==> flow/design.v <==
module cache_calc (
    input   logic           i_clk,
    input   logic           i_nreset,
    input   logic           i_srst,
    input   logic           i_en,
    input   logic   [29:0]  i_addr,  
    input   logic           i_wr_ready,
    output  logic           o_miss_cache,
    output  logic   [7:0]   o_mem_addr_cache,
    output  logic   [7:0]   o_mem_addr_load
    );
    logic   [21:0]  addr_tag;
    logic   [2:0]   addr_block;
    logic   [24:0]  addr_tag_block;
    logic   [4:0]   addr_word;
    logic   [2:0]   addr_group;
    logic   [7:0]   hit_tag_block_bus;
    logic   [2:0]   num_hit_tag_block;
    logic           hit_tag_block;
    logic           miss_tag_block;
    logic           miss_word_group;
    logic           reliability_full;
    logic           lru_bit_replace_en;
    logic           miss_block0;
    logic           hit_block0;
    logic           replace_block0;
    logic           miss_block1;
    logic           hit_block1;
    logic           replace_block1;
    logic           miss_block2;
    logic           hit_block2;
    logic           replace_block2;
    logic           miss_block3;
    logic           hit_block3;
    logic           replace_block3;
    logic           miss_block4;
    logic           hit_block4;
    logic           replace_block4;
    logic           miss_block5;
    logic           hit_block5;
    logic           replace_block5;
    logic           miss_block6;
    logic           hit_block6;
    logic           replace_block6;
    logic           miss_block7;
    logic           hit_block7;
    logic           replace_block7;
    logic   [6:0]   lru_bit;
    logic   [2:0]   num_fetch_block;
    logic   [24:0]  tag_block_mem [7:0];
    logic   [2:0]   addr_load_block;
    logic   [4:0]   addr_load_word;
    logic   [2:0]   dust_mem_sel_group;
    logic   [7:0]   dust_mem [7:0];
    assign addr_tag = i_addr[29:8];
    assign addr_block = i_addr[7:5];
    assign addr_tag_block = {addr_tag, addr_block};
    assign addr_word = i_addr[4:0];
    assign addr_group = addr_word[4:2];
    generate
    genvar i;
    for (i = 0; i < 8; i ++) begin: hit_gen
        assign hit_tag_block_bus[i] = i_en && tag_block_mem[i] == addr_tag_block;
    end endgenerate
    always_comb
        casex (hit_tag_block_bus)
            8'bxxxx_xxx1: num_hit_tag_block = 3'd0;
            8'bxxxx_xx10: num_hit_tag_block = 3'd1;
            8'bxxxx_x100: num_hit_tag_block = 3'd2;
            8'bxxxx_1000: num_hit_tag_block = 3'd3;
            8'bxxx1_0000: num_hit_tag_block = 3'd4;
            8'bxx10_0000: num_hit_tag_block = 3'd5;
            8'bx100_0000: num_hit_tag_block = 3'd6;
            8'b1000_0000: num_hit_tag_block = 3'd7;
            default: num_hit_tag_block = 3'd0;
        endcase
    assign hit_tag_block = |hit_tag_block_bus;
    assign miss_tag_block = i_en & !hit_tag_block;
    assign miss_word_group = i_en && dust_mem[num_hit_tag_block][addr_group] == 1'b0;
    assign o_miss_cache = miss_tag_block | miss_word_group;
    assign lru_bit_replace_en = i_en;
    assign miss_block0 = miss_tag_block & !lru_bit[6] & !lru_bit[4] & !lru_bit[0];
    assign hit_block0 = i_en && hit_tag_block && num_hit_tag_block == 'd0;
    assign replace_block0 = lru_bit_replace_en & (miss_block0 | hit_block0);
    assign miss_block1 = miss_tag_block & miss_tag_block & !lru_bit[6] & !lru_bit[4] & lru_bit[0];
    assign hit_block1 = i_en && hit_tag_block && num_hit_tag_block == 'd1;
    assign replace_block1 = lru_bit_replace_en & (miss_block1 | hit_block1);
    assign miss_block2 = miss_tag_block & !lru_bit[6] & lru_bit[4] & !lru_bit[1];
    assign hit_block2 = i_en && hit_tag_block && num_hit_tag_block == 'd2;
    assign replace_block2 = lru_bit_replace_en & (miss_block2 | hit_block2);
    assign miss_block3 = miss_tag_block & !lru_bit[6] & lru_bit[4] & lru_bit[1];
    assign hit_block3 = i_en && hit_tag_block && num_hit_tag_block == 'd3;
    assign replace_block3 = lru_bit_replace_en & (miss_block3 | hit_block3);
    assign miss_block4 = miss_tag_block & lru_bit[6] & !lru_bit[5] & !lru_bit[2];
    assign hit_block4 = i_en && hit_tag_block && num_hit_tag_block == 'd4;
    assign replace_block4 = lru_bit_replace_en & (miss_block4 | hit_block4);
    assign miss_block5 = miss_tag_block & lru_bit[6] & !lru_bit[5] & lru_bit[2];
    assign hit_block5 = i_en && hit_tag_block && num_hit_tag_block == 'd5;
    assign replace_block5 = lru_bit_replace_en & (miss_block5 | hit_block5);
    assign miss_block6 = miss_tag_block & lru_bit[6] & lru_bit[5] & !lru_bit[3];
    assign hit_block6 = i_en && hit_tag_block && num_hit_tag_block == 'd6;
    assign replace_block6 = lru_bit_replace_en & (miss_block6 | hit_block6);
    assign miss_block7 = miss_tag_block & lru_bit[6] & lru_bit[5] & lru_bit[3];
    assign hit_block7 = i_en && hit_tag_block && num_hit_tag_block == 'd7;
    assign replace_block7 = lru_bit_replace_en & (miss_block7 | hit_block7);
    always_ff @(posedge i_clk, negedge i_nreset)
        if (!i_nreset) lru_bit <= 'd0;
        else if (i_srst) lru_bit <= 'd0;
        else if (replace_block0) begin
            lru_bit[6] <= 1'b1;
            lru_bit[4] <= 1'b1;
            lru_bit[0] <= 1'b1;
        end
        else if (replace_block1) begin
            lru_bit[6] <= 1'b1;
            lru_bit[4] <= 1'b1;
            lru_bit[0] <= 1'b0;
        end
        else if (replace_block2) begin
            lru_bit[6] <= 1'b1;
            lru_bit[4] <= 1'b0;
            lru_bit[1] <= 1'b1;
        end
        else if (replace_block3) begin
            lru_bit[6] <= 1'b1;
            lru_bit[4] <= 1'b0;
            lru_bit[1] <= 1'b0;
        end
        else if (replace_block4) begin
            lru_bit[6] <= 1'b0;
            lru_bit[5] <= 1'b1;
            lru_bit[2] <= 1'b1;
        end
        else if (replace_block5) begin
            lru_bit[6] <= 1'b0;
            lru_bit[5] <= 1'b1;
            lru_bit[2] <= 1'b0;
        end
        else if (replace_block6) begin
            lru_bit[6] <= 1'b0;
            lru_bit[5] <= 1'b0;
            lru_bit[3] <= 1'b1;
        end
        else if (replace_block7) begin
            lru_bit[6] <= 1'b0;
            lru_bit[5] <= 1'b0;
            lru_bit[3] <= 1'b0;
        end
    always_comb
        casex (lru_bit)
            7'b0x0_xxx0: num_fetch_block = 3'd0;
            7'b0x0_xxx1: num_fetch_block = 3'd1;
            7'b0x1_xx0x: num_fetch_block = 3'd2;
            7'b0x1_xx1x: num_fetch_block = 3'd3;
            7'b10x_x0xx: num_fetch_block = 3'd4;
            7'b10x_x1xx: num_fetch_block = 3'd5;
            7'b11x_0xxx: num_fetch_block = 3'd6;
            7'b11x_1xxx: num_fetch_block = 3'd7;
            default: num_fetch_block = 3'd0;
        endcase
    always_ff @(posedge i_clk, negedge i_nreset)
        if (!i_nreset) for (int i = 0; i < 8; i ++) tag_block_mem[i] <= 'd0;
        else if (i_srst) for (int i = 0; i < 8; i ++) tag_block_mem[i] <= 'd0;
        else if (miss_tag_block) tag_block_mem[num_fetch_block] <= addr_tag_block;
    assign addr_load_block = o_mem_addr_load[7:5];
    assign addr_load_word = o_mem_addr_load[4:0];
    assign dust_mem_sel_group = addr_load_word[4:2];
    always_ff @(posedge i_clk, negedge i_nreset)
        if (!i_nreset) for (int i = 0; i < 8; i ++) dust_mem[i] <= 'd0;
        else if (i_srst) for (int i = 0; i < 8; i ++) dust_mem[i] <= 'd0;
        else if (miss_tag_block) dust_mem[num_fetch_block] <= 'd0;
        else if (i_wr_ready) dust_mem[addr_load_block][dust_mem_sel_group] <= 1'b1;
    assign o_mem_addr_cache = {num_hit_tag_block, addr_word};
    always_ff @(posedge i_clk, negedge i_nreset)
        if (!i_nreset) o_mem_addr_load <= 'd0;
        else if (i_srst) o_mem_addr_load <= 'd0;
        else if (i_en && miss_tag_block) o_mem_addr_load <= {num_fetch_block, addr_word};
        else if (i_en && miss_word_group) o_mem_addr_load <= {num_hit_tag_block, addr_word};
endmodule
module cache_ahb_ctrl_mem (
    input   logic           i_hclk,
    input   logic           i_hnreset,
    input   logic           i_hsel,
    input   logic   [31:0]  i_haddr,
    input   logic           i_hwrite,
    input   logic   [ 2:0]  i_hsize,
    input   logic   [ 2:0]  i_hburst,
    input   logic   [ 3:0]  i_hprot,
    input   logic   [ 1:0]  i_htrans,
    input   logic           i_hmastlock,
    input   logic           i_hready,
    input   logic   [31:0]  i_hwdata,
    output  logic           o_hready,
    output  logic           o_hresp,
    output  logic   [31:0]  o_hrdata,
    input   logic           i_nbypass,
    input   logic           i_d_cache_en,
    input   logic   [31:0]  i_climit,
    input   logic           i_prefetch_dis,
    input   logic           i_miss_cache,
    input   logic   [7:0]   i_calc_addr_cache,
    input   logic   [7:0]   i_calc_addr_load,
    output  logic           o_calc_srst,
    output  logic           o_calc_en,
    output  logic           o_calc_wr_rdy,
    output  logic   [29:0]  o_calc_addr,
    input   logic           i_sl_hready,
    input   logic           i_sl_hresp,
    input   logic   [31:0]  i_sl_hrdata,
    output  logic           o_sl_hsel,
    output  logic   [31:0]  o_sl_haddr,
    output  logic           o_sl_hwrite,
    output  logic   [2:0]   o_sl_hsize,
    output  logic   [2:0]   o_sl_hburst,
    output  logic   [3:0]   o_sl_hprot,
    output  logic   [1:0]   o_sl_htrans,
    output  logic           o_sl_hmastlock,
    output  logic           o_sl_hready,
    output  logic   [31:0]  o_sl_hwdata,
    input   logic   [31:0]  i_mem_rdata,
    output  logic           o_mem_en,
    output  logic           o_mem_we,
    output  logic   [7:0]   o_mem_addr
    );
    enum logic [3:0] {IDLE, READ_CACHE, PREREAD_FLASH, READ_FLASH,
                      POST_FLASH, READ_POST_FLASH, PREF_ADDR, PREF_DATA,
                      PRETHROUGH, THROUGH} state_list;
    logic           cache_area;
    logic           cache_en;
    logic           request;
    logic           request_read;
    logic           request_read_ready;
    logic           request_reg;
    logic   [31:0]  haddr;
    logic           hwrite;
    logic   [ 2:0]  hsize;
    logic   [ 2:0]  hburst;
    logic   [ 3:0]  hprot;
    logic   [ 1:0]  htrans;
    logic           hmastlock;
    logic   [31:0]  hwdata;
    logic           switch_read_cache;
    logic           switch_preread_flash;
    logic           switch_read_flash;
    logic           switch_pref_addr_pref;
    logic           switch_pref_addr;
    logic           switch_pref_data;
    logic           switch_prethrough;
    logic           switch_through;
    logic   [3:0]   current_state;
    logic   [3:0]   next_state;
    logic           state_idle;
    logic           state_read_cache;
    logic           state_preread_flash;
    logic           state_read_flash;
    logic           state_post_flash;
    logic           state_read_post_flash;
    logic           state_pref_addr;
    logic           state_pref_data;
    logic           state_pretrough;
    logic           state_through;
    logic           gen_addr_rst_flash;
    logic           gen_addr_rst_pref;
    logic           gen_addr_rst;
    logic           gen_addr_set_1;
    logic           gen_addr_inc_flash;
    logic           gen_addr_inc_pref;
    logic           gen_addr_inc;
    logic   [1:0]   gen_addr;
    logic           gen_addr_full;
    logic           mem_gen_addr_rst;
    logic           mem_gen_addr_replace;
    logic   [1:0]   mem_gen_addr;
    logic           mem_gen_addr_full;
    logic           pref_glob_en;
    logic           pref_glob_en_rst;
    logic           pref_full_frame_set;
    logic           pref_full_frame_rst;
    logic           pref_full_frame;
    logic           pref_haddr_full;
    logic           pref_addr_inc_addr;
    logic           pref_addr_inc_data;
    logic           pref_addr_inc;
    logic   [2:0]   pref_addr;
    logic   [27:0]  pref_addr_comb;
    logic           pref_addr_full;
    logic           pref_calc_en;
    logic           mux_request_read;
    logic           mux_read_flash;
    logic           mux_through;
    logic           mux_pref;
    logic           nbypass_reg;
    assign cache_area = i_haddr < i_climit;
    assign cache_en = i_nbypass & cache_area & (!i_hprot[0] | (i_hprot[0] & i_d_cache_en));
    assign request = i_hsel & i_htrans[1] & i_hready;
    assign request_read = request & !i_hwrite & cache_en;
    assign request_read_ready = request_read & o_hready;
    always_ff @(posedge i_hclk, negedge i_hnreset)
        if (!i_hnreset) request_reg <= 'd0;
        else request_reg <= request;
    always_ff @(posedge i_hclk, negedge i_hnreset)
        if (!i_hnreset) haddr <= 'd0;
        else if (request) haddr <= i_haddr;
    always_ff @(posedge i_hclk, negedge i_hnreset)
        if (!i_hnreset) hwrite <= 'd0;
        else if (request) hwrite <= i_hwrite;
    always_ff @(posedge i_hclk, negedge i_hnreset)
        if (!i_hnreset) hsize <= 'd0;
        else if (request) hsize <= i_hsize;
    always_ff @(posedge i_hclk, negedge i_hnreset)
        if (!i_hnreset) hburst <= 'd0;
        else if (request) hburst <= i_hburst;
    always_ff @(posedge i_hclk, negedge i_hnreset)
        if (!i_hnreset) hprot <= 'd0;
        else if (request) hprot <= i_hprot;
    always_ff @(posedge i_hclk, negedge i_hnreset)
        if (!i_hnreset) htrans <= 'd0;
        else if (request) htrans <= i_htrans;
    always_ff @(posedge i_hclk, negedge i_hnreset)
        if (!i_hnreset) hmastlock <= 'd0;
        else if (request) hmastlock <= i_hmastlock;
    always_ff @(posedge i_hclk, negedge i_hnreset)
        if (!i_hnreset) hwdata <= 'd0;
        else if (request_reg) hwdata <= i_hwdata;
    assign o_hready = !state_pretrough & !state_through & !state_preread_flash & !state_read_flash & !state_post_flash
                      | (state_through & i_sl_hready);
    assign o_hresp = state_through ? i_sl_hresp: 1'b0;
    assign o_hrdata = state_read_cache || state_read_post_flash ? i_mem_rdata:
                      state_through ? i_sl_hrdata: 'd0;
    assign switch_read_cache = request_read_ready & !i_miss_cache;
    assign switch_preread_flash = request_read_ready & i_miss_cache & !i_sl_hready;
    assign switch_read_flash = request_read_ready & i_miss_cache & i_sl_hready;
    assign switch_pref_addr_pref = pref_glob_en & !pref_addr_full & !pref_haddr_full;
    assign switch_pref_addr = state_idle & i_sl_hready & !request & !i_prefetch_dis & i_nbypass & switch_pref_addr_pref;
    assign switch_pref_data = !request & !i_hwrite & i_miss_cache & !gen_addr_full & !i_prefetch_dis & i_nbypass;
    assign switch_prethrough = i_hsel & i_htrans[1] & !cache_en & !i_sl_hready;
    assign switch_through = i_hsel & i_htrans[1] & !cache_en & i_sl_hready;
    always_ff @(posedge i_hclk, negedge i_hnreset)
        if (!i_hnreset) current_state <= IDLE;
        else current_state <= next_state;
    always_comb
        case (current_state)
            IDLE:
                if (switch_through)
                    next_state = THROUGH;
                else if (switch_prethrough)
                    next_state = PRETHROUGH;
                else if (switch_read_cache)
                    next_state = READ_CACHE;
                else if (switch_preread_flash)
                    next_state = PREREAD_FLASH;
                else if (switch_read_flash)
                    next_state = READ_FLASH;
                else if (switch_pref_addr)
                    next_state = PREF_ADDR;
                else
                    next_state = IDLE;
            READ_CACHE:
                if (switch_through)
                    next_state = THROUGH;
                else if (switch_prethrough)
                    next_state = PRETHROUGH;
                else if (switch_preread_flash)
                    next_state = PREREAD_FLASH;
                else if (switch_read_flash)
                    next_state = READ_FLASH;
                else if (!request_read_ready)
                    next_state = IDLE;
                else
                    next_state = READ_CACHE;
            PREREAD_FLASH:
                if (i_sl_hready)
                    next_state = READ_FLASH;
                else
                    next_state = PREREAD_FLASH;
            READ_FLASH:
                if (o_calc_wr_rdy)
                    next_state = POST_FLASH;
                else
                    next_state = READ_FLASH;
            POST_FLASH:
                next_state = READ_POST_FLASH;
            READ_POST_FLASH:
                if (switch_through)
                    next_state = THROUGH;
                else if (switch_prethrough)
                    next_state = PRETHROUGH;
                else if (switch_read_cache)
                    next_state = READ_CACHE;
                else if (!request_read_ready)
                    next_state = IDLE;
                else
                    next_state = READ_FLASH;
            PREF_ADDR:
                if (switch_through)
                    next_state = THROUGH;
                else if (switch_prethrough)
                    next_state = PRETHROUGH;
                else if (switch_read_cache)
                    next_state = READ_CACHE;
                else if (switch_preread_flash)
                    next_state = PREREAD_FLASH;
                else if (switch_read_flash)
                    next_state = READ_FLASH;
                else if (i_prefetch_dis || (pref_addr_full && !i_miss_cache))
                    next_state = IDLE;
                else if (switch_pref_data)
                    next_state = PREF_DATA;
                else
                    next_state = PREF_ADDR;
            PREF_DATA:
                if (switch_through)
                    next_state = THROUGH;
                else if (switch_prethrough)
                    next_state = PRETHROUGH;
                else if (switch_read_cache)
                    next_state = READ_CACHE;
                else if (switch_preread_flash)
                    next_state = PREREAD_FLASH;
                else if (switch_read_flash)
                    next_state = READ_FLASH;
                else if (i_prefetch_dis || (pref_full_frame && mem_gen_addr_full && o_calc_wr_rdy))
                    next_state = IDLE;
                else if (switch_pref_addr && !i_miss_cache)
                    next_state = PREF_ADDR;
                else
                    next_state = PREF_DATA;
            PRETHROUGH:
                if (i_sl_hready)
                    next_state = THROUGH;
                else
                    next_state = PRETHROUGH;
            THROUGH:
                if (switch_read_cache)
                    next_state = READ_CACHE;
                else if (switch_preread_flash)
                    next_state = PREREAD_FLASH;
                else if (switch_read_flash)
                    next_state = READ_FLASH;
                else if (i_sl_hready && !request)
                    next_state = IDLE;
                else
                    next_state = THROUGH;
            default:
                next_state = IDLE;
        endcase
    assign state_idle = current_state == IDLE;
    assign state_read_cache = current_state == READ_CACHE;
    assign state_preread_flash = current_state == PREREAD_FLASH;
    assign state_read_flash = current_state == READ_FLASH;
    assign state_post_flash = current_state == POST_FLASH;
    assign state_read_post_flash = current_state == READ_POST_FLASH;
    assign state_pref_addr = current_state == PREF_ADDR;
    assign state_pref_data = current_state == PREF_DATA;
    assign state_pretrough = current_state == PRETHROUGH;
    assign state_through = current_state == THROUGH;
    assign gen_addr_rst_flash = !state_read_flash | (state_read_flash & o_calc_wr_rdy);
    assign gen_addr_rst_pref = !state_pref_addr & !state_pref_data;
    assign gen_addr_rst = !gen_addr_set_1
        & ((switch_read_flash & !i_sl_hready) | (gen_addr_rst_flash & gen_addr_rst_pref));
    assign gen_addr_set_1 = (switch_read_flash | state_preread_flash) & i_sl_hready;
    assign gen_addr_inc_flash = (state_read_flash & i_sl_hready & !mem_gen_addr_full);
    assign gen_addr_inc_pref = (state_pref_addr & i_miss_cache) | (state_pref_data & i_sl_hready & !pref_full_frame);
    assign gen_addr_inc = !gen_addr_rst & !gen_addr_set_1 & (gen_addr_inc_flash | gen_addr_inc_pref);
    always_ff @(posedge i_hclk, negedge i_hnreset)
        if (!i_hnreset) gen_addr <= 'd0;
        else if (gen_addr_rst) gen_addr <= 'd0;
        else if (gen_addr_set_1) gen_addr <= 2'd1;
        else if (gen_addr_inc) gen_addr <= gen_addr + 2'd1;
    assign gen_addr_full = &gen_addr;
    assign mem_gen_addr_rst = switch_read_flash | switch_pref_addr;
    assign mem_gen_addr_replace = o_mem_we;
    always_ff @(posedge i_hclk, negedge i_hnreset)
        if (!i_hnreset) mem_gen_addr <= 'd0;
        else if (mem_gen_addr_rst) mem_gen_addr <= 'd0;
        else if (mem_gen_addr_replace) mem_gen_addr <= gen_addr;
    assign mem_gen_addr_full = &mem_gen_addr;
    assign o_mem_en = switch_read_cache | o_mem_we | state_post_flash;
    assign o_mem_we = (state_read_flash | state_pref_data) & i_sl_hready;
    always_comb
        casex ({switch_read_cache, state_read_flash, state_post_flash, state_pref_data})
            4'b1xxx: o_mem_addr = i_calc_addr_cache;
            4'b01xx: o_mem_addr = {i_calc_addr_load[7:2], mem_gen_addr};
            4'b001x: o_mem_addr = i_calc_addr_load;
            4'b0001: o_mem_addr = {i_calc_addr_load[7:2], mem_gen_addr};
            default: o_mem_addr = 'd0;
        endcase
    assign pref_glob_en_rst = state_through | !i_nbypass | i_prefetch_dis;
    always_ff @(posedge i_hclk, negedge i_hnreset)
        if (!i_hnreset) pref_glob_en <= 'd0;
        else if (pref_glob_en_rst) pref_glob_en <= 1'b0;
        else if (request_read_ready) pref_glob_en <= 1'b1;
    assign pref_full_frame_set = pref_addr_full & gen_addr_full & gen_addr_inc;
    assign pref_full_frame_rst = mem_gen_addr_full & mem_gen_addr_replace & o_calc_wr_rdy;
    always_ff @(posedge i_hclk, negedge i_hnreset)
        if (!i_hnreset) pref_full_frame <= 'd0;
        else if (pref_full_frame_set) pref_full_frame <= 1'b1;
        else if (pref_full_frame_rst) pref_full_frame <= 1'b0;
    assign pref_haddr_full = haddr[6:4] == 3'h7;
    assign pref_addr_inc_addr = state_pref_addr & !i_miss_cache;
    assign pref_addr_inc_data = state_pref_data & gen_addr_full & gen_addr_inc;
    assign pref_addr_inc = (pref_addr_inc_addr | pref_addr_inc_data) & !pref_addr_full;
    always_ff @(posedge i_hclk, negedge i_hnreset)
        if (!i_hnreset) pref_addr <= 'd0;
        else if (switch_pref_addr) pref_addr <= haddr[6:4] + 3'h1;
        else if (pref_addr_inc) pref_addr <= pref_addr + 3'h1;
    assign pref_addr_comb = {haddr[31:7], pref_addr};
    assign pref_addr_full = &pref_addr;
    assign pref_calc_en = !request_read & (state_pref_addr | (state_pref_data & o_calc_wr_rdy & !pref_full_frame));
    assign mux_request_read = request_read & i_miss_cache;
    assign mux_read_flash = state_read_flash & !mem_gen_addr_full | state_preread_flash;
    assign mux_through = (switch_through | state_through) & !switch_read_cache;
    assign mux_pref = (state_pref_addr | state_pref_data) & !pref_full_frame;
    always_comb
        casex ({mux_request_read, mux_read_flash, state_pretrough, mux_through, mux_pref})
            5'b1_xxxx:
                begin
                    o_sl_hsel = 1'b1;
                    o_sl_haddr = {i_haddr[31:4], 4'h0};
                    o_sl_hwrite = 1'b0;
                    o_sl_hsize = 3'h2;
                    o_sl_hburst = i_hburst;
                    o_sl_hprot = i_hprot;
                    o_sl_htrans = i_htrans;
                    o_sl_hmastlock = i_hmastlock;
                    o_sl_hready = i_hready & i_sl_hready;
                    o_sl_hwdata = i_hwdata;
                end
            5'b0_1xxx:
                begin
                    o_sl_hsel = !mem_gen_addr_full;
                    o_sl_haddr = {haddr[31:4], gen_addr, 2'h0};
                    o_sl_hwrite = 1'b0;
                    o_sl_hsize = 3'h2;
                    o_sl_hburst = hburst;
                    o_sl_hprot = hprot;
                    o_sl_htrans = htrans;
                    o_sl_hmastlock = hmastlock;
                    o_sl_hready = i_sl_hready;
                    o_sl_hwdata = 32'd0;
                end
            5'b0_01xx:
                begin
                    o_sl_hsel = 1'b1;
                    o_sl_haddr = haddr;
                    o_sl_hwrite = hwrite;
                    o_sl_hsize = hsize;
                    o_sl_hburst = hburst;
                    o_sl_hprot = hprot;
                    o_sl_htrans = htrans;
                    o_sl_hmastlock = hmastlock;
                    o_sl_hready = i_sl_hready;
                    o_sl_hwdata = hwdata;
                end
            5'b0_001x:
                begin
                    o_sl_hsel = i_hsel;
                    o_sl_haddr = i_haddr;
                    o_sl_hwrite = i_hwrite;
                    o_sl_hsize = i_hsize;
                    o_sl_hburst = i_hburst;
                    o_sl_hprot = i_hprot;
                    o_sl_htrans = i_htrans;
                    o_sl_hmastlock = i_hmastlock;
                    o_sl_hready = i_hready;
                    o_sl_hwdata = i_hwdata;
                end
            5'b0_0001:
                begin
                    o_sl_hsel = !pref_full_frame;
                    o_sl_haddr = {pref_addr_comb, gen_addr, 2'h0};
                    o_sl_hwrite = 1'b0;
                    o_sl_hsize = 3'h2;
                    o_sl_hburst = 3'h0;
                    o_sl_hprot = 4'h1;
                    o_sl_htrans = 2'h2;
                    o_sl_hmastlock = 1'b0;
                    o_sl_hready = i_sl_hready;
                    o_sl_hwdata = 32'd0;
                end
            default:
                begin
                    o_sl_hsel = 1'b0;
                    o_sl_haddr = 32'd0;
                    o_sl_hwrite = 1'b0;
                    o_sl_hsize = 3'h0;
                    o_sl_hburst = 3'h0;
                    o_sl_hprot = 4'h0;
                    o_sl_htrans = 2'h0;
                    o_sl_hmastlock = 1'b0;
                    o_sl_hready = i_sl_hready;
                    o_sl_hwdata = i_hwdata;
                end
        endcase
    always_ff @(posedge i_hclk, negedge i_hnreset)
        if (!i_hnreset) nbypass_reg <= 'd0;
        else nbypass_reg <= i_nbypass;
    assign o_calc_srst = i_nbypass & !nbypass_reg;
    assign o_calc_en = request_read_ready | pref_calc_en;
    assign o_calc_wr_rdy = mem_gen_addr_full & o_mem_we;
    assign o_calc_addr = request_read_ready ? i_haddr[31:2]: {pref_addr_comb, 2'h0};
endmodule
module cache (
    input   logic           i_hclk,
    input   logic           i_hnreset,
    input   logic           i_hsel_m,
    input   logic   [31:0]  i_haddr_m,
    input   logic           i_hwrite_m,
    input   logic   [ 2:0]  i_hsize_m,
    input   logic   [ 2:0]  i_hburst_m,
    input   logic   [ 3:0]  i_hprot_m,
    input   logic   [ 1:0]  i_htrans_m,
    input   logic           i_hmastlock_m,
    input   logic           i_hready_m,
    input   logic   [31:0]  i_hwdata_m,
    output  logic           o_hready_m,
    output  logic           o_hresp_m,
    output  logic   [31:0]  o_hrdata_m,
    input   logic           i_nbypass,
    input   logic   [31:0]  i_climit,
    input   logic           i_d_cache_en,
    output  logic           o_hsel_sl,
    output  logic           o_hready_i_sl,
    output  logic   [31:0]  o_haddr_sl,
    output  logic           o_hwrite_sl,
    output  logic   [2:0]   o_hsize_sl,
    output  logic   [1:0]   o_htrans_sl,
    output  logic   [31:0]  o_hwdata_sl,
    input   logic   [31:0]  i_hrdata_sl,
    input   logic           i_hready_o_sl,
    input   logic           i_hresp_sl,
    output  logic           o_mem_en,
    output  logic           o_mem_we,
    output  logic   [7:0]   o_mem_addr,
    output  logic   [31:0]  o_mem_wdata,
    input   logic   [31:0]  i_mem_rdata
    );
    logic           miss_cache;
    logic           calc_sync_rst;
    logic           calc_en;
    logic   [29:0]  calc_addr;
    logic           calc_wr_rdy;
    logic   [7:0]   calc_mem_addr_cache;
    logic   [7:0]   calc_mem_addr_load;
    logic   [31:0]  mem_rdata;
    logic           mem_en;
    logic           mem_we;
    logic   [7:0]   mem_addr;
    cache_ahb_ctrl_mem cache_ahb_ctrl_mem (
        .i_hclk (i_hclk),
        .i_hnreset (i_hnreset),
        .i_hsel (i_hsel_m),
        .i_haddr (i_haddr_m),
        .i_hwrite (i_hwrite_m),
        .i_hsize (i_hsize_m),
        .i_hburst (i_hburst_m),
        .i_hprot (i_hprot_m),
        .i_htrans (i_htrans_m),
        .i_hmastlock (i_hmastlock_m),
        .i_hready (i_hready_m),
        .i_hwdata (i_hwdata_m),
        .o_hready (o_hready_m),
        .o_hresp (o_hresp_m),
        .o_hrdata (o_hrdata_m),
        .i_nbypass (i_nbypass),
        .i_d_cache_en (i_d_cache_en),
        .i_climit (i_climit),
        .i_prefetch_dis (1'b1),
        .i_miss_cache (miss_cache),
        .i_calc_addr_cache (calc_mem_addr_cache),
        .i_calc_addr_load (calc_mem_addr_load),
        .o_calc_srst (calc_sync_rst),
        .o_calc_en (calc_en),
        .o_calc_wr_rdy (calc_wr_rdy),
        .o_calc_addr (calc_addr),
        .i_sl_hready (i_hready_o_sl),
        .i_sl_hresp (i_hresp_sl),
        .i_sl_hrdata (i_hrdata_sl),
        .o_sl_hsel (o_hsel_sl),
        .o_sl_haddr (o_haddr_sl),
        .o_sl_hwrite (o_hwrite_sl),
        .o_sl_hsize (o_hsize_sl),
        .o_sl_hburst (),
        .o_sl_hprot (),
        .o_sl_htrans (o_htrans_sl),
        .o_sl_hmastlock (),
        .o_sl_hready (o_hready_i_sl),
        .o_sl_hwdata (o_hwdata_sl),
        .i_mem_rdata (mem_rdata),
        .o_mem_en (mem_en),
        .o_mem_we (mem_we),
        .o_mem_addr (mem_addr)
        );
    cache_calc cache_calc (
        .i_clk (i_hclk),
        .i_nreset (i_hnreset),
        .i_srst (calc_sync_rst),
        .i_en (calc_en),
        .i_addr (calc_addr),
        .i_wr_ready (calc_wr_rdy),
        .o_miss_cache (miss_cache),
        .o_mem_addr_cache (calc_mem_addr_cache),
        .o_mem_addr_load (calc_mem_addr_load)
        );
    assign o_mem_en = mem_en;
    assign o_mem_we = mem_we;
    assign o_mem_addr = mem_addr;
    assign o_mem_wdata = i_hrdata_sl;
    assign mem_rdata = i_mem_rdata;
endmodule
## From RTL to reports: cache

Tool output for the design above, in the order of the flow.
Lines are those of the file above, counted from 1.
Library cell names are shortened.
The mark -- stands for no value.

| inputs | value |
|---|---|
| top module | cache |
| clock port | i_hclk |
| cell library | sky130hd |
| library corner | tt_025C_1v80 |

## Word level

Counts by Yosys on the flattened word-level netlist (proc, flatten, opt, wreduce). Print and check cells are left out.

| word-level totals | value |
|---|---|
| register bits after elaboration | 363 |
| latch bits | 0 |
| bits in writable memories | 0 |
| bits in read-only memories | 0 |
| word width x clocked read ports | 0 |
| memories kept | 0 |
| input port bits | 182 |
| output and inout port bits | 148 |

| operators by class | value |
|---|---|
| $add $sub $neg | 3 |
| multiply operators | 0 |
| div/mod/pow operators | 0 |
| magnitude comparators | 1 |
| equal/unequal tests | 81 |
| shift operators | 2 |
| mux-type cells | 154 |
| bitwise operators | 116 |
| reduce/logical cells | 124 |

Operator list:

| cell | count |
|---|---|
| 2-to-1 mux 25 bit | 24 |
| 2-to-1 mux 8 bit | 43 |
| == test 25 bit | 8 |
| case mux 32 bit (select 5 bit) | 1 |
| OR reduction 7 bit | 16 |
| AND 1 bit | 73 |
| AND 8 bit | 8 |
| bitwise OR 8 bit | 8 |
| case mux 32 bit (select 2 bit) | 1 |
| case mux 8 bit (select 8 bit) | 1 |
| 2-to-1 mux 32 bit | 2 |
| 2-to-1 mux 4 bit | 15 |
| == test 3 bit with constant B | 17 |
| 2-to-1 mux 1 bit | 49 |
| < comparator 32 bit | 1 |
| case mux 4 bit (select 8 bit) | 1 |
| AND reduction 3 bit | 10 |
| 2-to-1 mux 30 bit | 1 |
| zero test 1 bit | 29 |
| bitwise OR 1 bit | 25 |
| != test 3 x 1 -> 1 bit with constant B | 8 |
| == test 3 x 2 -> 1 bit with constant B | 8 |
| != test 3 bit with constant B | 8 |
| case mux 8 bit (select 3 bit) | 1 |
| case mux 3 bit (select 8 bit) | 1 |
| nonzero test 2 bit | 11 |
| logical AND 1 bit | 21 |
| nonzero test 3 bit | 7 |

Other operator kinds: 38; their cells: 83.

## Longest topological paths

Longest topological path by Yosys (ltp), each cell counted once; first at word level (registers and memories cut), then after technology mapping (sequential cells cut; the memories' decode and read muxes count).

| depth | value |
|---|---|
| word-level depth | 31 |
| ABC_AREA | 0 |
| gate-level depth with buffers | 24 |
| mapped depth without buffers | 18 |

## Synthesis result

Yosys stat after the flow's synthesis: flattened, memories mapped to cells. It holds for the ABC_AREA given above (unset counts as 0); a run with the other value may have another netlist.
Totals and module areas in this step are rounded.

Cell types:

| type | count |
|---|---|
| dfrtp_1 | 362 |
| nand2_1 | 525 |
| o21ai_0 | 246 |
| xnor2_1 | 90 |
| mux2_2 | 60 |
| a21oi_1 | 133 |
| a22o_1 | 76 |
| nor2_1 | 139 |
| ha_1 | 34 |
| nand2b_1 | 63 |
| nor2b_1 | 59 |
| clkbuf_1 | 97 |
| inv_1 | 91 |
| xor2_1 | 39 |
| nand3_1 | 61 |
| nand4_1 | 44 |
| buf_4 | 36 |
| nor4_1 | 42 |

Not listed: further types 93, cells in them 482.

| mapped netlist | value |
|---|---|
| cell count | 2,679 |
| chip area (Yosys) | 23,000 sq um |
| sequential area | 9,100 sq um |
| flip-flops | 363 |
| buffers | 186 |

The figures by module come from a second, unflattened synthesis with its own total; it is not the netlist above.

| unflattened totals | value |
|---|---|
| cells (unflattened synthesis) | 2,348 |
| area total of the unflattened synthesis | 21,000 sq um |

Rows give one instance, submodules left out.

Modules:

| module | times used | cells | area (sq um) | sequential area (sq um) |
|---|---|---|---|---|
| cache_calc | 1 | 1,460 | 14,000 | 7,000 |
| cache_ahb_ctrl_mem | 1 | 855 | 6,900 | 2,500 |
| cache | 1 | 33 | 240 | 0.0 |

## Worst setup path after synthesis

Source: OpenSTA report_checks on the synthesized netlist (no wires, ideal clock, input and output delay 20% of the period each), path of least setup slack; recovery checks are left aside. Register names are those of the netlist, which keeps one name where synthesis merged equal registers.

| timing path post-synthesis | value |
|---|---|
| path kind | in2out |
| start | input i_climit[15] |
| end | output o_hsize_sl[0] |
| period | 12.0 ns |
| input delay | 2.400 ns |
| external output delay | 2.400 ns |
| launch time at the first pin | 2.400 ns |
| arrival time | 6.803 ns |
| setup slack | 2.797 ns |
| path delay | 4.403 ns |
| driving pins on the path | 24 |
| path buffers | 6 |
| period reached after synthesis | 9.203 ns |

"path delay" is the arrival time less input delay plus setup time.
At an output port there is no setup time.
"driving pins on the path" counts driving pins, that of a launching flip-flop among them; a cell with two outputs on the path counts twice.
"period reached after synthesis" is the clock period less the worst setup slack; recovery checks do not enter. This is arithmetic on one report: input and output delays are still those of the set period (20% each).
Between the ends stands the longest chain of elaborated cells between them, by number of cells; it is not shown to be the way that was timed. Of several equally long chains one is given.
Each line given opens the expression or statement behind the cell; cells for indexed reads and writes are added by Yosys, which also makes memories of some case tables.

| between the ends, post-synthesis | value |
|---|---|
| path through | inv_1 -> ha_1 -> nand4_1 -> nor4_1 -> a22oi_1 -> a21boi_1 -> buf_4 -> buf_6 -> buf_4 -> nor4_2 -> a2111oi_0 -> o2111a_1 -> o21bai_1 -> buf_2 -> nor4b_2 -> a22o_1 -> a21oi_1 -> o2111ai_1 -> a32oi_2 -> o32ai_4 -> o211a_1 -> buf_6 -> buf_6 -> a22o_1 |
| length of the longest elaborated chain | 23 |
| elaborated cells between the ends (all ways) | 64 |
| classes of those cells | 1 x compare; 26 x eq/ne; 1 x shift; 4 x mux; 15 x logic; 17 x reduce/logical |

Ends and longest elaborated chain, post-synthesis:

| item | line | RTL |
|---|---|---|
| start: declaration | 620 | `input   logic   [31:0]  i_climit,` |
| < comparator 32 bit | 293 | `assign cache_area = i_haddr < i_climit;` |
| AND 1 bit x2 | 294 | `assign cache_en = i_nbypass & cache_area & (!i_hprot[0] \| (i_hprot[0] & i_d_cache_en));` |
| AND 1 bit | 296 | `assign request_read = request & !i_hwrite & cache_en;` |
| zero test 1 bit | 509 | `assign pref_calc_en = !request_read & (state_pref_addr \| (state_pref_data & o_calc_wr_rdy & !pref_full_frame)) ...` |
| AND 1 bit | 509 |  |
| bitwise OR 1 bit | 599 | `assign o_calc_en = request_read_ready \| pref_calc_en;` |
| logical AND 1 bit | 63 | `assign hit_tag_block_bus[i] = i_en && tag_block_mem[i] == addr_tag_block;` |
| [8 not listed] | -- |  |
| zero test 1 bit | 330 | `assign switch_read_cache = request_read_ready & !i_miss_cache;` |
| AND 1 bit | 330 |  |
| zero test 1 bit | 512 | `assign mux_through = (switch_through \| state_through) & !switch_read_cache;` |
| AND 1 bit | 512 |  |
| == test 5 x 1 -> 1 bit | 515 | `casex ({mux_request_read, mux_read_flash, state_pretrough, mux_through, mux_pref})` |
| OR reduction 3 bit | -- |  |
| case mux 3 bit (select 3 bit) | 515 |  |
| end: declaration | 626 | `output  logic   [2:0]   o_hsize_sl,` |

## Path in the finished layout

From the final timing report of flow run A: the path of least setup slack in the routed layout; clock arrival at registers is part of the times.

| timing path after layout | value |
|---|---|
| path kind | in2out |
| start | input i_haddr_m[7] |
| end | output o_htrans_sl[0] |
| period | 12.0 ns |
| input delay | 2.40 ns |
| external output delay | 2.40 ns |
| launch time at the first pin | 2.40 ns |
| arrival time | 9.06 ns |
| setup slack | 0.54 ns |
| driving pins on the path | 25 |
| path buffers | 10 |

Between the ends stands the longest chain of elaborated cells between them, by number of cells; it is not shown to be the way that was timed. Of several equally long chains one is given.

| between the ends, after layout | value |
|---|---|
| path through | clkdlybuf4s50_1 -> buf_12 -> buf_4 -> buf_4 -> nor2b_1 -> nor3_2 -> nand4_1 -> nor3_1 -> buf_4 -> o2111ai_1 -> or4_1 -> o211ai_1 -> buf_4 -> a211oi_1 -> o211ai_1 -> a21oi_1 -> o211a_1 -> a211oi_2 -> o32ai_4 -> buf_4 -> nor2_4 -> buf_12 -> buf_4 -> a22o_1 -> clkdlybuf4s50_1 |
| length of the longest elaborated chain | 23 |
| elaborated cells between the ends (all ways) | 65 |
| classes of those cells | 1 x compare; 26 x eq/ne; 1 x shift; 4 x mux; 15 x logic; 18 x reduce/logical |

Ends and longest elaborated chain, after layout:

| item | line | RTL |
|---|---|---|
| start: declaration | 607 | `input   logic   [31:0]  i_haddr_m,` |
| < comparator 32 bit | 293 | `assign cache_area = i_haddr < i_climit;` |
| AND 1 bit x2 | 294 | `assign cache_en = i_nbypass & cache_area & (!i_hprot[0] \| (i_hprot[0] & i_d_cache_en));` |
| AND 1 bit | 296 | `assign request_read = request & !i_hwrite & cache_en;` |
| zero test 1 bit | 509 | `assign pref_calc_en = !request_read & (state_pref_addr \| (state_pref_data & o_calc_wr_rdy & !pref_full_frame)) ...` |
| AND 1 bit | 509 |  |
| bitwise OR 1 bit | 599 | `assign o_calc_en = request_read_ready \| pref_calc_en;` |
| logical AND 1 bit | 63 | `assign hit_tag_block_bus[i] = i_en && tag_block_mem[i] == addr_tag_block;` |
| [8 not listed] | -- |  |
| zero test 1 bit | 330 | `assign switch_read_cache = request_read_ready & !i_miss_cache;` |
| AND 1 bit | 330 |  |
| zero test 1 bit | 512 | `assign mux_through = (switch_through \| state_through) & !switch_read_cache;` |
| AND 1 bit | 512 |  |
| == test 4 x 1 -> 1 bit | 515 | `casex ({mux_request_read, mux_read_flash, state_pretrough, mux_through, mux_pref})` |
| OR reduction 2 bit | -- |  |
| case mux 2 bit (select 3 bit) | 515 |  |
| end: declaration | 627 | `output  logic   [1:0]   o_htrans_sl,` |

Add stored flow runs of cache

Measured data: module cache, platform sky130hd, 4 stored runs of the flow under differing settings, order arbitrary. Input and output delays are each 20% of the period that was set; the output load is 0.01 pF.
"clock period reached": clock period set for the run, less the worst setup slack. It is reckoned from that one timing run; input and output delays stay at 20% of the period that was set.
By "time used up by the worst setup path" is meant the share of the clock period that the worst setup path is allowed (20% is reserved at inputs, 20% at outputs), minus its slack. Clock arrival times at its registers enter into it.
"power consumption" is the tool's figure for a default switching activity; nothing was simulated.
Results are given in rounded form.

#### Flow run A

| setting | value |
|---|---|
| CELL_PAD_IN_SITES_DETAIL_PLACEMENT | `1` |
| CELL_PAD_IN_SITES_GLOBAL_PLACEMENT | `3` |
| CORE_UTILIZATION | `27` |
| CTS_CLUSTER_SIZE | `56` |
| HOLD_SLACK_MARGIN | `0.28` |
| MAX_ROUTING_LAYER | `met5` |
| MIN_ROUTING_LAYER | `met2` |
| PLACE_DENSITY_LB_ADDON | `0.25` |
| SETUP_SLACK_MARGIN | `0.46` |
| period_ns | `12.0` |
| CAP_MARGIN | `20` |
| CORE_MARGIN | `2` |
| SLEW_MARGIN | `20` |

| result | value |
|---|---|
| area of the synthesized netlist | 23,000 sq um |
| time used up by the worst setup path | 6.66 ns |
| worst path kind | in2out |
| utilization | 0.37 |
| area inside the die boundary | 87,000 sq um |
| worst hold slack in the final report | 0.49 ns |
| standard-cell area after layout | 31,000 sq um |
| power consumption | 4,600 µW |
| worst setup slack after layout | 0.54 ns |
| clock period reached | 11.457 ns |
| summed negative setup slack | 0.000 ns |

#### Flow run B

| setting | value |
|---|---|
| CORE_UTILIZATION | `45` |
| PLACE_DENSITY | `0.6` |
| period_ns | `11.9` |
| CAP_MARGIN | `20` |
| CORE_MARGIN | `2` |
| SLEW_MARGIN | `20` |

| result | value |
|---|---|
| area of the synthesized netlist | 23,000 sq um |
| time used up by the worst setup path | 6.86 ns |
| worst path kind | in2out |
| utilization | 0.57 |
| area inside the die boundary | 53,000 sq um |
| worst hold slack in the final report | 0.47 ns |
| standard-cell area after layout | 29,000 sq um |
| power consumption | 4,200 µW |
| worst setup slack after layout | 0.28 ns |
| clock period reached | 11.619 ns |
| summed negative setup slack | 0.000 ns |

#### Flow run C

| setting | value |
|---|---|
| CELL_PAD_IN_SITES_DETAIL_PLACEMENT | `2` |
| CELL_PAD_IN_SITES_GLOBAL_PLACEMENT | `3` |
| CORE_UTILIZATION | `27` |
| CTS_CLUSTER_SIZE | `56` |
| PLACE_DENSITY | `0.6` |
| period_ns | `12.0` |
| CAP_MARGIN | `20` |
| CORE_MARGIN | `2` |
| SLEW_MARGIN | `20` |

| result | value |
|---|---|
| area of the synthesized netlist | 23,000 sq um |
| time used up by the worst setup path | 6.97 ns |
| worst path kind | in2out |
| utilization | 0.35 |
| area inside the die boundary | 87,000 sq um |
| worst hold slack in the final report | 0.48 ns |
| standard-cell area after layout | 29,000 sq um |
| power consumption | 4,300 µW |
| worst setup slack after layout | 0.23 ns |
| clock period reached | 11.771 ns |
| summed negative setup slack | 0.000 ns |

#### Flow run D

| setting | value |
|---|---|
| ABC_AREA | `1` |
| CAP_MARGIN | `25` |
| CORE_ASPECT_RATIO | `1.12` |
| CORE_MARGIN | `4` |
| CORE_UTILIZATION | `53` |
| CTS_CLUSTER_DIAMETER | `107` |
| CTS_CLUSTER_SIZE | `56` |
| HOLD_SLACK_MARGIN | `0.09` |
| MAX_ROUTING_LAYER | `met4` |
| PLACE_DENSITY | `0.42` |
| SLEW_MARGIN | `25` |
| TNS_END_PERCENT | `90` |
| period_ns | `12.0` |

| result | value |
|---|---|
| area of the synthesized netlist | 22,000 sq um |
| time used up by the worst setup path | 6.87 ns |
| worst path kind | in2out |
| utilization | 0.64 |
| area inside the die boundary | 45,000 sq um |
| worst hold slack in the final report | 0.49 ns |
| standard-cell area after layout | 26,000 sq um |
| power consumption | 3,900 µW |
| worst setup slack after layout | 0.33 ns |
| clock period reached | 11.668 ns |
| summed negative setup slack | 0.000 ns |
